==> flow/design.v <==
module L3Decoder (Y31, Y30, Y29, Y28, Y27, Y26, Y25, Y24, Y23, Y22, Y21, Y20, Y19, Y18, Y17, Y16, Y15, Y14, Y13, Y12, Y11, Y10, Y9, Y8, Y7, Y6, Y5, Y4, Y3, Y2, Y1, Y0, s, en); 
	output reg Y31, Y30, Y29, Y28, Y27, Y26, Y25, Y24, Y23, Y22, Y21, Y20, Y19, Y18, Y17, Y16, Y15, Y14, Y13, Y12, Y11, Y10, Y9, Y8, Y7, Y6, Y5, Y4, Y3, Y2, Y1, Y0; 
	input [4:0] s;
	input en; 
	always @(s or en)   begin 
		if (en == 1'b1) 
			case ( s ) 
				5'd0 : {Y31,Y30,Y29,Y28,Y27,Y26,Y25,Y24,Y23,Y22,Y21,Y20,Y19,Y18,Y17,Y16,Y15,Y14,Y13,Y12,Y11,Y10,Y9,Y8,Y7,Y6,Y5,Y4,Y3,Y2,Y1,Y0} = 32'h00000001;
				5'd1 : {Y31,Y30,Y29,Y28,Y27,Y26,Y25,Y24,Y23,Y22,Y21,Y20,Y19,Y18,Y17,Y16,Y15,Y14,Y13,Y12,Y11,Y10,Y9,Y8,Y7,Y6,Y5,Y4,Y3,Y2,Y1,Y0} = 32'h00000002;
				5'd2 : {Y31,Y30,Y29,Y28,Y27,Y26,Y25,Y24,Y23,Y22,Y21,Y20,Y19,Y18,Y17,Y16,Y15,Y14,Y13,Y12,Y11,Y10,Y9,Y8,Y7,Y6,Y5,Y4,Y3,Y2,Y1,Y0} = 32'h00000004;
				5'd3 : {Y31,Y30,Y29,Y28,Y27,Y26,Y25,Y24,Y23,Y22,Y21,Y20,Y19,Y18,Y17,Y16,Y15,Y14,Y13,Y12,Y11,Y10,Y9,Y8,Y7,Y6,Y5,Y4,Y3,Y2,Y1,Y0} = 32'h00000008; 
				5'd4 : {Y31,Y30,Y29,Y28,Y27,Y26,Y25,Y24,Y23,Y22,Y21,Y20,Y19,Y18,Y17,Y16,Y15,Y14,Y13,Y12,Y11,Y10,Y9,Y8,Y7,Y6,Y5,Y4,Y3,Y2,Y1,Y0} = 32'h00000010;
				5'd5 : {Y31,Y30,Y29,Y28,Y27,Y26,Y25,Y24,Y23,Y22,Y21,Y20,Y19,Y18,Y17,Y16,Y15,Y14,Y13,Y12,Y11,Y10,Y9,Y8,Y7,Y6,Y5,Y4,Y3,Y2,Y1,Y0} = 32'h00000020;
				5'd6 : {Y31,Y30,Y29,Y28,Y27,Y26,Y25,Y24,Y23,Y22,Y21,Y20,Y19,Y18,Y17,Y16,Y15,Y14,Y13,Y12,Y11,Y10,Y9,Y8,Y7,Y6,Y5,Y4,Y3,Y2,Y1,Y0} = 32'h00000040;
				5'd7 : {Y31,Y30,Y29,Y28,Y27,Y26,Y25,Y24,Y23,Y22,Y21,Y20,Y19,Y18,Y17,Y16,Y15,Y14,Y13,Y12,Y11,Y10,Y9,Y8,Y7,Y6,Y5,Y4,Y3,Y2,Y1,Y0} = 32'h00000080;
				5'd8 : {Y31,Y30,Y29,Y28,Y27,Y26,Y25,Y24,Y23,Y22,Y21,Y20,Y19,Y18,Y17,Y16,Y15,Y14,Y13,Y12,Y11,Y10,Y9,Y8,Y7,Y6,Y5,Y4,Y3,Y2,Y1,Y0} = 32'h00000100;
				5'd9 : {Y31,Y30,Y29,Y28,Y27,Y26,Y25,Y24,Y23,Y22,Y21,Y20,Y19,Y18,Y17,Y16,Y15,Y14,Y13,Y12,Y11,Y10,Y9,Y8,Y7,Y6,Y5,Y4,Y3,Y2,Y1,Y0} = 32'h00000200;
				5'd10: {Y31,Y30,Y29,Y28,Y27,Y26,Y25,Y24,Y23,Y22,Y21,Y20,Y19,Y18,Y17,Y16,Y15,Y14,Y13,Y12,Y11,Y10,Y9,Y8,Y7,Y6,Y5,Y4,Y3,Y2,Y1,Y0} = 32'h00000400;
				5'd11: {Y31,Y30,Y29,Y28,Y27,Y26,Y25,Y24,Y23,Y22,Y21,Y20,Y19,Y18,Y17,Y16,Y15,Y14,Y13,Y12,Y11,Y10,Y9,Y8,Y7,Y6,Y5,Y4,Y3,Y2,Y1,Y0} = 32'h00000800;
				5'd12: {Y31,Y30,Y29,Y28,Y27,Y26,Y25,Y24,Y23,Y22,Y21,Y20,Y19,Y18,Y17,Y16,Y15,Y14,Y13,Y12,Y11,Y10,Y9,Y8,Y7,Y6,Y5,Y4,Y3,Y2,Y1,Y0} = 32'h00001000;
				5'd13: {Y31,Y30,Y29,Y28,Y27,Y26,Y25,Y24,Y23,Y22,Y21,Y20,Y19,Y18,Y17,Y16,Y15,Y14,Y13,Y12,Y11,Y10,Y9,Y8,Y7,Y6,Y5,Y4,Y3,Y2,Y1,Y0} = 32'h00002000;
				5'd14: {Y31,Y30,Y29,Y28,Y27,Y26,Y25,Y24,Y23,Y22,Y21,Y20,Y19,Y18,Y17,Y16,Y15,Y14,Y13,Y12,Y11,Y10,Y9,Y8,Y7,Y6,Y5,Y4,Y3,Y2,Y1,Y0} = 32'h00004000;
				5'd15: {Y31,Y30,Y29,Y28,Y27,Y26,Y25,Y24,Y23,Y22,Y21,Y20,Y19,Y18,Y17,Y16,Y15,Y14,Y13,Y12,Y11,Y10,Y9,Y8,Y7,Y6,Y5,Y4,Y3,Y2,Y1,Y0} = 32'h00008000;
				5'd16: {Y31,Y30,Y29,Y28,Y27,Y26,Y25,Y24,Y23,Y22,Y21,Y20,Y19,Y18,Y17,Y16,Y15,Y14,Y13,Y12,Y11,Y10,Y9,Y8,Y7,Y6,Y5,Y4,Y3,Y2,Y1,Y0} = 32'h00010000;
				5'd17: {Y31,Y30,Y29,Y28,Y27,Y26,Y25,Y24,Y23,Y22,Y21,Y20,Y19,Y18,Y17,Y16,Y15,Y14,Y13,Y12,Y11,Y10,Y9,Y8,Y7,Y6,Y5,Y4,Y3,Y2,Y1,Y0} = 32'h00020000;
				5'd18: {Y31,Y30,Y29,Y28,Y27,Y26,Y25,Y24,Y23,Y22,Y21,Y20,Y19,Y18,Y17,Y16,Y15,Y14,Y13,Y12,Y11,Y10,Y9,Y8,Y7,Y6,Y5,Y4,Y3,Y2,Y1,Y0} = 32'h00040000;
				5'd19: {Y31,Y30,Y29,Y28,Y27,Y26,Y25,Y24,Y23,Y22,Y21,Y20,Y19,Y18,Y17,Y16,Y15,Y14,Y13,Y12,Y11,Y10,Y9,Y8,Y7,Y6,Y5,Y4,Y3,Y2,Y1,Y0} = 32'h00080000;
				5'd20: {Y31,Y30,Y29,Y28,Y27,Y26,Y25,Y24,Y23,Y22,Y21,Y20,Y19,Y18,Y17,Y16,Y15,Y14,Y13,Y12,Y11,Y10,Y9,Y8,Y7,Y6,Y5,Y4,Y3,Y2,Y1,Y0} = 32'h00100000;
				5'd21: {Y31,Y30,Y29,Y28,Y27,Y26,Y25,Y24,Y23,Y22,Y21,Y20,Y19,Y18,Y17,Y16,Y15,Y14,Y13,Y12,Y11,Y10,Y9,Y8,Y7,Y6,Y5,Y4,Y3,Y2,Y1,Y0} = 32'h00200000;
				5'd22: {Y31,Y30,Y29,Y28,Y27,Y26,Y25,Y24,Y23,Y22,Y21,Y20,Y19,Y18,Y17,Y16,Y15,Y14,Y13,Y12,Y11,Y10,Y9,Y8,Y7,Y6,Y5,Y4,Y3,Y2,Y1,Y0} = 32'h00400000;
				5'd23: {Y31,Y30,Y29,Y28,Y27,Y26,Y25,Y24,Y23,Y22,Y21,Y20,Y19,Y18,Y17,Y16,Y15,Y14,Y13,Y12,Y11,Y10,Y9,Y8,Y7,Y6,Y5,Y4,Y3,Y2,Y1,Y0} = 32'h00800000;
				5'd24: {Y31,Y30,Y29,Y28,Y27,Y26,Y25,Y24,Y23,Y22,Y21,Y20,Y19,Y18,Y17,Y16,Y15,Y14,Y13,Y12,Y11,Y10,Y9,Y8,Y7,Y6,Y5,Y4,Y3,Y2,Y1,Y0} = 32'h01000000;
				5'd25: {Y31,Y30,Y29,Y28,Y27,Y26,Y25,Y24,Y23,Y22,Y21,Y20,Y19,Y18,Y17,Y16,Y15,Y14,Y13,Y12,Y11,Y10,Y9,Y8,Y7,Y6,Y5,Y4,Y3,Y2,Y1,Y0} = 32'h02000000;
				5'd26: {Y31,Y30,Y29,Y28,Y27,Y26,Y25,Y24,Y23,Y22,Y21,Y20,Y19,Y18,Y17,Y16,Y15,Y14,Y13,Y12,Y11,Y10,Y9,Y8,Y7,Y6,Y5,Y4,Y3,Y2,Y1,Y0} = 32'h04000000;
				5'd27: {Y31,Y30,Y29,Y28,Y27,Y26,Y25,Y24,Y23,Y22,Y21,Y20,Y19,Y18,Y17,Y16,Y15,Y14,Y13,Y12,Y11,Y10,Y9,Y8,Y7,Y6,Y5,Y4,Y3,Y2,Y1,Y0} = 32'h08000000;
				5'd28: {Y31,Y30,Y29,Y28,Y27,Y26,Y25,Y24,Y23,Y22,Y21,Y20,Y19,Y18,Y17,Y16,Y15,Y14,Y13,Y12,Y11,Y10,Y9,Y8,Y7,Y6,Y5,Y4,Y3,Y2,Y1,Y0} = 32'h10000000;
				5'd29: {Y31,Y30,Y29,Y28,Y27,Y26,Y25,Y24,Y23,Y22,Y21,Y20,Y19,Y18,Y17,Y16,Y15,Y14,Y13,Y12,Y11,Y10,Y9,Y8,Y7,Y6,Y5,Y4,Y3,Y2,Y1,Y0} = 32'h20000000;
				5'd30: {Y31,Y30,Y29,Y28,Y27,Y26,Y25,Y24,Y23,Y22,Y21,Y20,Y19,Y18,Y17,Y16,Y15,Y14,Y13,Y12,Y11,Y10,Y9,Y8,Y7,Y6,Y5,Y4,Y3,Y2,Y1,Y0} = 32'h40000000;
				5'd31: {Y31,Y30,Y29,Y28,Y27,Y26,Y25,Y24,Y23,Y22,Y21,Y20,Y19,Y18,Y17,Y16,Y15,Y14,Y13,Y12,Y11,Y10,Y9,Y8,Y7,Y6,Y5,Y4,Y3,Y2,Y1,Y0} = 32'h80000000;
				default: {Y31,Y30,Y29,Y28,Y27,Y26,Y25,Y24,Y23,Y22,Y21,Y20,Y19,Y18,Y17,Y16,Y15,Y14,Y13,Y12,Y11,Y10,Y9,Y8,Y7,Y6,Y5,Y4,Y3,Y2,Y1,Y0} = 32'hxxxxxxxx; 
			endcase 
		else {Y31,Y30,Y29,Y28,Y27,Y26,Y25,Y24,Y23,Y22,Y21,Y20,Y19,Y18,Y17,Y16,Y15,Y14,Y13,Y12,Y11,Y10,Y9,Y8,Y7,Y6,Y5,Y4,Y3,Y2,Y1,Y0} = 32'h00000000; 
	end 
endmodule
module L3MUX(out, s, i31, i30, i29, i28, i27, i26, i25, i24, i23, i22, i21, i20, i19, i18, i17, i16, i15, i14, i13, i12, i11, i10, i9, i8, i7, i6, i5, i4, i3, i2, i1, i0);
   input [31:0] i0, i1, i2, i3, i4, i5, i6, i7, i8, i9, i10, i11, i12, i13, i14, i15, i16, i17, i18, i19, i20, i21, i22, i23, i24, i25, i26, i27, i28, i29, i30, i31;
   input [4:0] s;
   output reg [31:0] out;
	always @(s or i0 or i1 or i2 or i3 or i4 or i5 or i6 or i7 or i8 or i9 or i10 or i11 or i12 or i13 or i14 or i15 or i16 or i17 or i18 or i19 or i20 or i21 or i22 or i23 or i24 or i25 or i26 or i27 or i28 or i29 or i30 or i31)
	begin
		case (s)
			5'd0  : out = i0;
			5'd1  : out = i1;
			5'd2  : out = i2;
			5'd3  : out = i3;
			5'd4  : out = i4;
			5'd5  : out = i5;
			5'd6  : out = i6;
			5'd7  : out = i7;
			5'd8  : out = i8;
			5'd9  : out = i9;
			5'd10 : out = i10;
			5'd11 : out = i11;
			5'd12 : out = i12;
			5'd13 : out = i13;
			5'd14 : out = i14;
			5'd15 : out = i15;
			5'd16 : out = i16;
			5'd17 : out = i17;
			5'd18 : out = i18;
			5'd19 : out = i19;
			5'd20 : out = i20;
			5'd21 : out = i21;
			5'd22 : out = i22;
			5'd23 : out = i23;
			5'd24 : out = i24;
			5'd25 : out = i25;
			5'd26 : out = i26;
			5'd27 : out = i27;
			5'd28 : out = i28;
			5'd29 : out = i29;
			5'd30 : out = i30;
			5'd31 : out = i31; 
			default : out = 32'hxxxxxxx;
		endcase
	end
endmodule
module L3Register (q, data, clk, reset, enable);
	input [31:0] data ;
	input clk, reset, enable; 
	output  reg [31:0] q; 
	always @ ( posedge clk or posedge reset) 
		if (reset==1'b1) begin 
			q <= 32'h00000000; 
		end 
		else if (enable) begin 
			q <= data; 
		end
endmodule
module LAB_3 (rd1,rd2,ra1,ra2,wa,wd,Clk,WE,rst);
	input [31:0] wd;
	input [4:0] ra1,ra2,wa;
	input Clk, WE, rst;
	output [31:0] rd1,rd2;
	wire Y31, Y30, Y29, Y28, Y27, Y26, Y25, Y24, Y23, Y22, Y21, Y20, Y19, Y18, Y17, Y16, Y15, Y14, Y13, Y12, Y11, Y10, Y9, Y8, Y7, Y6, Y5, Y4, Y3, Y2, Y1, Y0; 
	wire [31:0] Q31, Q30, Q29, Q28, Q27, Q26, Q25, Q24, Q23, Q22, Q21, Q20, Q19, Q18, Q17, Q16, Q15, Q14, Q13, Q12, Q11, Q10, Q9, Q8, Q7, Q6, Q5, Q4, Q3, Q2, Q1, Q0; 
	L3Decoder dec(Y31, Y30, Y29, Y28, Y27, Y26, Y25, Y24, Y23, Y22, Y21, Y20, Y19, Y18, Y17, Y16, Y15, Y14, Y13, Y12, Y11, Y10, Y9, Y8, Y7, Y6, Y5, Y4, Y3, Y2, Y1, Y0, 
					  wa,WE);
	assign Q0 = 32'h00000000;
	L3Register r1 (Q1 , wd,Clk,rst,Y1);
	L3Register r2 (Q2 , wd,Clk,rst,Y2);
	L3Register r3 (Q3 , wd,Clk,rst,Y3);
	L3Register r4 (Q4 , wd,Clk,rst,Y4);
	L3Register r5 (Q5 , wd,Clk,rst,Y5);
	L3Register r6 (Q6 , wd,Clk,rst,Y6);
	L3Register r7 (Q7 , wd,Clk,rst,Y7);
	L3Register r8 (Q8 , wd,Clk,rst,Y8);
	L3Register r9 (Q9 , wd,Clk,rst,Y9);
	L3Register r10(Q10, wd,Clk,rst,Y10);
	L3Register r11(Q11, wd,Clk,rst,Y11);
	L3Register r12(Q12, wd,Clk,rst,Y12);
	L3Register r13(Q13, wd,Clk,rst,Y13);
	L3Register r14(Q14, wd,Clk,rst,Y14);
	L3Register r15(Q15, wd,Clk,rst,Y15);
	L3Register r16(Q16, wd,Clk,rst,Y16);
	L3Register r17(Q17, wd,Clk,rst,Y17);
	L3Register r18(Q18, wd,Clk,rst,Y18);
	L3Register r19(Q19, wd,Clk,rst,Y19);
	L3Register r20(Q20, wd,Clk,rst,Y20);
	L3Register r21(Q21, wd,Clk,rst,Y21);
	L3Register r22(Q22, wd,Clk,rst,Y22);
	L3Register r23(Q23, wd,Clk,rst,Y23);
	L3Register r24(Q24, wd,Clk,rst,Y24);
	L3Register r25(Q25, wd,Clk,rst,Y25);
	L3Register r26(Q26, wd,Clk,rst,Y26);
	L3Register r27(Q27, wd,Clk,rst,Y27);
	L3Register r28(Q28, wd,Clk,rst,Y28);
	L3Register r29(Q29, wd,Clk,rst,Y29);
	L3Register r30(Q30, wd,Clk,rst,Y30);
	L3Register r31(Q31, wd,Clk,rst,Y31);
	L3MUX mux1 (rd1, ra1, Q31, Q30, Q29, Q28, Q27, Q26, Q25, Q24, Q23, Q22, Q21, Q20, Q19, Q18, Q17, Q16, Q15, Q14, Q13, Q12, Q11, Q10, Q9, Q8, Q7, Q6, Q5, Q4, Q3, Q2, Q1, Q0);
	L3MUX mux2 (rd2, ra2, Q31, Q30, Q29, Q28, Q27, Q26, Q25, Q24, Q23, Q22, Q21, Q20, Q19, Q18, Q17, Q16, Q15, Q14, Q13, Q12, Q11, Q10, Q9, Q8, Q7, Q6, Q5, Q4, Q3, Q2, Q1, Q0);
endmodule
# Tool chain data of LAB_3
# The steps from the RTL of LAB_3 to its reports follow in flow order.
# Line numbers count from 1 in the design file above.
# Operators: Yosys type, input widths -> output width; for muxes data width and select width s.
# Library cell names are shortened.
# Not given: --
# setup
top,LAB_3
clock_port,Clk
library,sky130hd
corner,tt_025C_1v80

# Word-level counts
# Counts by Yosys on the flattened word-level netlist (proc, flatten, opt, wreduce; memories kept). Register bits leave out memories and registers merged into their read ports (data or address); mux counts leave out enables and synchronous resets folded into registers. Print and check cells are left out. Cells with the same type and inputs are merged into one.
# Memory sizes are those after Yosys's memory passes, which may raise the word count (mostly to a power of two), join words into wider ones and drop unused or constant bits.
# bits
output_inout_bits,64
register_bits,992
rom_bits,1024
wordCells,129
input_bits,50
n_memories,1
# mem_list
memory,words,word_bits,read_ports,write_ports,line,source
(name not given),32,32,1,0,7,case ( s )
# op_classes
equal,62
mux,33
reduce_logical,2
# op_table
operator,n
$pmux 32 s32,2
$eq 5x5->1 const B,32
$eq 5x4->1 const B,16
$eq 5x3->1 const B,8
$mux 1,31
$eq 5x2->1 const B,4
$eq 5x1->1 const B,2
$logic_not 5->1,2

# Longest topological paths
# Yosys ltp: most cells in a row. Word level: on the elaborated netlist, between registers, memories and ports. Mapped: between sequential cells and ports; inverters and the memories' decode and read muxes count.
# logic_depth
word_depth,2
ABC_AREA,0
depth_mapped,9
ltp_nobuf,5

# Netlist
# Yosys stat after the flow's synthesis: flattened, memories mapped to cells. It holds for the ABC_AREA given above (unset counts as 0); a run with the other value may have another netlist.
# synth_totals
cells,4177
mapped_area_mm2,0.0502407
buf_cells,428
flip_flops,992
# types
cell_type,n,type_area_um2
dfrtp_1,992,2.48E+04
mux2_2,1009,1.14E+04
a22oi_1,611,4.59E+03
and3_1,223,1.4E+03
clkbuf_1,281,1.05E+03
nand4_1,121,756.976
mux2i_1,72,720.691
a2111oi_0,70,613.088
nand3_1,104,520.499
a22o_1,47,411.645
or4_1,52,390.374
buf_2,73,365.35
nor2_1,92,345.331
nand2_1,71,266.506
a222oi_1,22,220.211
buf_1,51,191.434
a21oi_1,38,190.182
buf_6,12,135.13
# Not listed: further types 44, cells in them 236.
# The figures by module come from a second, unflattened synthesis with its own total; it is not the netlist above.
# hier_totals
cells_unflattened,4895
hier_area_mm2,0.0579706
# Rows give one instance, submodules left out.
# modules
module,mod_area_mm2,n_cells,seq_area_mm2,instances
L3Register,0.0013488,69,0.0008008,31
L3MUX,0.0079601,1354,0,2
L3Decoder,0.000234,47,0,1
LAB_3,0.0000038,1,0,1

# Path before layout
# Path of least setup slack by OpenSTA after synthesis, without wires, with an ideal clock, recovery checks aside; 20% of the period is set as input and as output delay. Where synthesis merged equal registers, the netlist keeps one of their names.
# synth_path
kind,input to output
from,input port ra1[3]
to,output port rd1[26]
arrival_time_ns,2.949
n_path_buf,3
path_delay_ns,1.749
launch_ns,1.200
clock_period_ns,6.0
input_delay_ns,1.200
slack_ns,1.851
driving_pins,8
out_delay_ns,1.200
synth_period_reached_ns,4.149
# "path_delay_ns" = arrival - input delay + setup time.
# A path that ends at an output port has no setup time.
# "driving_pins" counts driving pins, that of a launching flip-flop among them; a cell with two outputs on the path counts twice.
# "synth_period_reached_ns" is the clock period less the worst setup slack; recovery checks do not enter. This is arithmetic on one report: input and output delays are still those of the set period (20% each).
# The rows between start and end are the longest chain of elaborated cells between them; the timing report does not say that the signal goes this way. Where chains are equally long, one stands for them.
# A line is the first line of the expression or statement that the cell stems from. Yosys adds cells for indexed reads and writes and turns some case tables into memories.
# synth_via
cell_sequence,buf_2 buf_2 buf_1 mux2_2 a32oi_1 nand2_1 a2111oi_0 nand4_1
elab_chain_len,2
cells_between,33
lines_between,1
cone_classes,eq/ne: 31; mux: 1; reduce/logical: 1
# synth_lines
item,line,source
start: declaration,102,"input [4:0] ra1,ra2,wa;"
$eq 5x5->1,51,case (s)
$pmux 32 s32,51,
end: declaration,104,"output [31:0] rd1,rd2;"

# Timing after layout
# From the final timing report of run 2: the path of least setup slack in the routed layout; clock arrival at registers is part of the times.
# layout_path
kind,input to output
from,input port ra2[2]
to,output port rd2[1]
out_delay_ns,1.57
clock_period_ns,7.86
arrival_time_ns,5.99
n_path_buf,3
input_delay_ns,1.57
driving_pins,8
launch_ns,1.57
slack_ns,0.30
# The rows between start and end are the longest chain of elaborated cells between them; the timing report does not say that the signal goes this way. Where chains are equally long, one stands for them.
# layout_via
cell_sequence,clkdlybuf4s50_1 and3b_1 buf_4 and3_1 a2111oi_0 nand3_1 or4_1 clkdlybuf4s50_1
elab_chain_len,2
cells_between,33
lines_between,1
cone_classes,eq/ne: 31; mux: 1; reduce/logical: 1
# layout_lines
item,line,source
start: declaration,102,"input [4:0] ra1,ra2,wa;"
$eq 5x5->1,51,case (s)
$pmux 32 s32,51,
end: declaration,104,"output [31:0] rd1,rd2;"

Subject: flow runs of LAB_3

Hi,

Top module LAB_3; platform sky130hd; tools Yosys and OpenROAD; 2 stored runs in no particular order. Input and output delays are each 20% of the period that was set; the output load is 0.01 pF.
"achieved_clock_period_ns" = clock period - worst setup slack. The figure is calculated, with input and output delays left at 20% of the set period.
"critical_path_time_ns": the worst setup path's part of the clock period (all of it between registers, 20% less for each end at a port) less its slack. A launch clock that arrives late makes it longer, a capture clock that arrives late makes it shorter.
"power.total_uw" is the tool's figure for a default switching activity; nothing was simulated.

Run 1, flow files:
==> flow/run.sh <==
#!/bin/bash
# the make line also repeats the synthesis and layout settings of config.mk as NAME=value (left out here)
make -C /OpenROAD-flow-scripts/flow DESIGN_CONFIG=/design/flow/config.mk WORK_HOME=/design/flow/orfs CLKGATE_MAP_FILE= finish
==> flow/config.mk <==
export PLATFORM = sky130hd
export DESIGN_NAME = LAB_3
export DESIGN_NICKNAME = LAB_3
export VERILOG_FILES = /design/flow/design.v
export SDC_FILE = /design/flow/constraint.sdc
export NUM_CORES = 4
export LEC_CHECK = 0
export CAP_MARGIN = 20
export CELL_PAD_IN_SITES_DETAIL_PLACEMENT = 0
export CELL_PAD_IN_SITES_GLOBAL_PLACEMENT = 3
export CORE_ASPECT_RATIO = 1.79
export CORE_MARGIN = 2
export CORE_UTILIZATION = 66
export CTS_CLUSTER_DIAMETER = 80
export CTS_CLUSTER_SIZE = 99
export GPL_ROUTABILITY_DRIVEN = 0
export GPL_TIMING_DRIVEN = 1
export HOLD_SLACK_MARGIN = 0.18
export MAX_ROUTING_LAYER = met5
export PLACE_DENSITY_LB_ADDON = 0.15
export SLEW_MARGIN = 20
==> flow/constraint.sdc <==
create_clock -name core_clock -period 7.86 [get_ports {Clk}]
set_input_delay 1.5720 -clock core_clock [delete_from_list [all_inputs] [get_ports {Clk}]]
set_output_delay 1.5720 -clock core_clock [all_outputs]
set_load 0.01 [all_outputs]

Run 1: incomplete, placement halted on FLW-0024

Run 2, flow files:
==> flow/run.sh <==
#!/bin/bash
# the make line also repeats the synthesis and layout settings of config.mk as NAME=value (left out here)
make -C /OpenROAD-flow-scripts/flow DESIGN_CONFIG=/design/flow/config.mk WORK_HOME=/design/flow/orfs CLKGATE_MAP_FILE= finish
==> flow/config.mk <==
export PLATFORM = sky130hd
export DESIGN_NAME = LAB_3
export DESIGN_NICKNAME = LAB_3
export VERILOG_FILES = /design/flow/design.v
export SDC_FILE = /design/flow/constraint.sdc
export NUM_CORES = 4
export LEC_CHECK = 0
export CAP_MARGIN = 20
export CELL_PAD_IN_SITES_DETAIL_PLACEMENT = 0
export CORE_ASPECT_RATIO = 1.79
export CORE_MARGIN = 2
export CORE_UTILIZATION = 26
export HOLD_SLACK_MARGIN = 0.18
export MAX_ROUTING_LAYER = met5
export PLACE_DENSITY = 0.56
export SLEW_MARGIN = 20
==> flow/constraint.sdc <==
create_clock -name core_clock -period 7.86 [get_ports {Clk}]
set_input_delay 1.5720 -clock core_clock [delete_from_list [all_inputs] [get_ports {Clk}]]
set_output_delay 1.5720 -clock core_clock [all_outputs]
set_load 0.01 [all_outputs]

==> results of run 2, as CSV <==
result,value
setupTns_ns,0.000
final_die_area_mm2,0.196915
post_route_util_pct,30.5
achieved_clock_period_ns,7.562
setup_ws_ns,0.298
power.total_uw,14264
layout_stdcell_area_mm2,0.058436
synth_area_mm2,0.0502407
critical_path_time_ns,4.42
worst_path_kind,"input to output"
final_hold_ws_ns,0.521

Regards
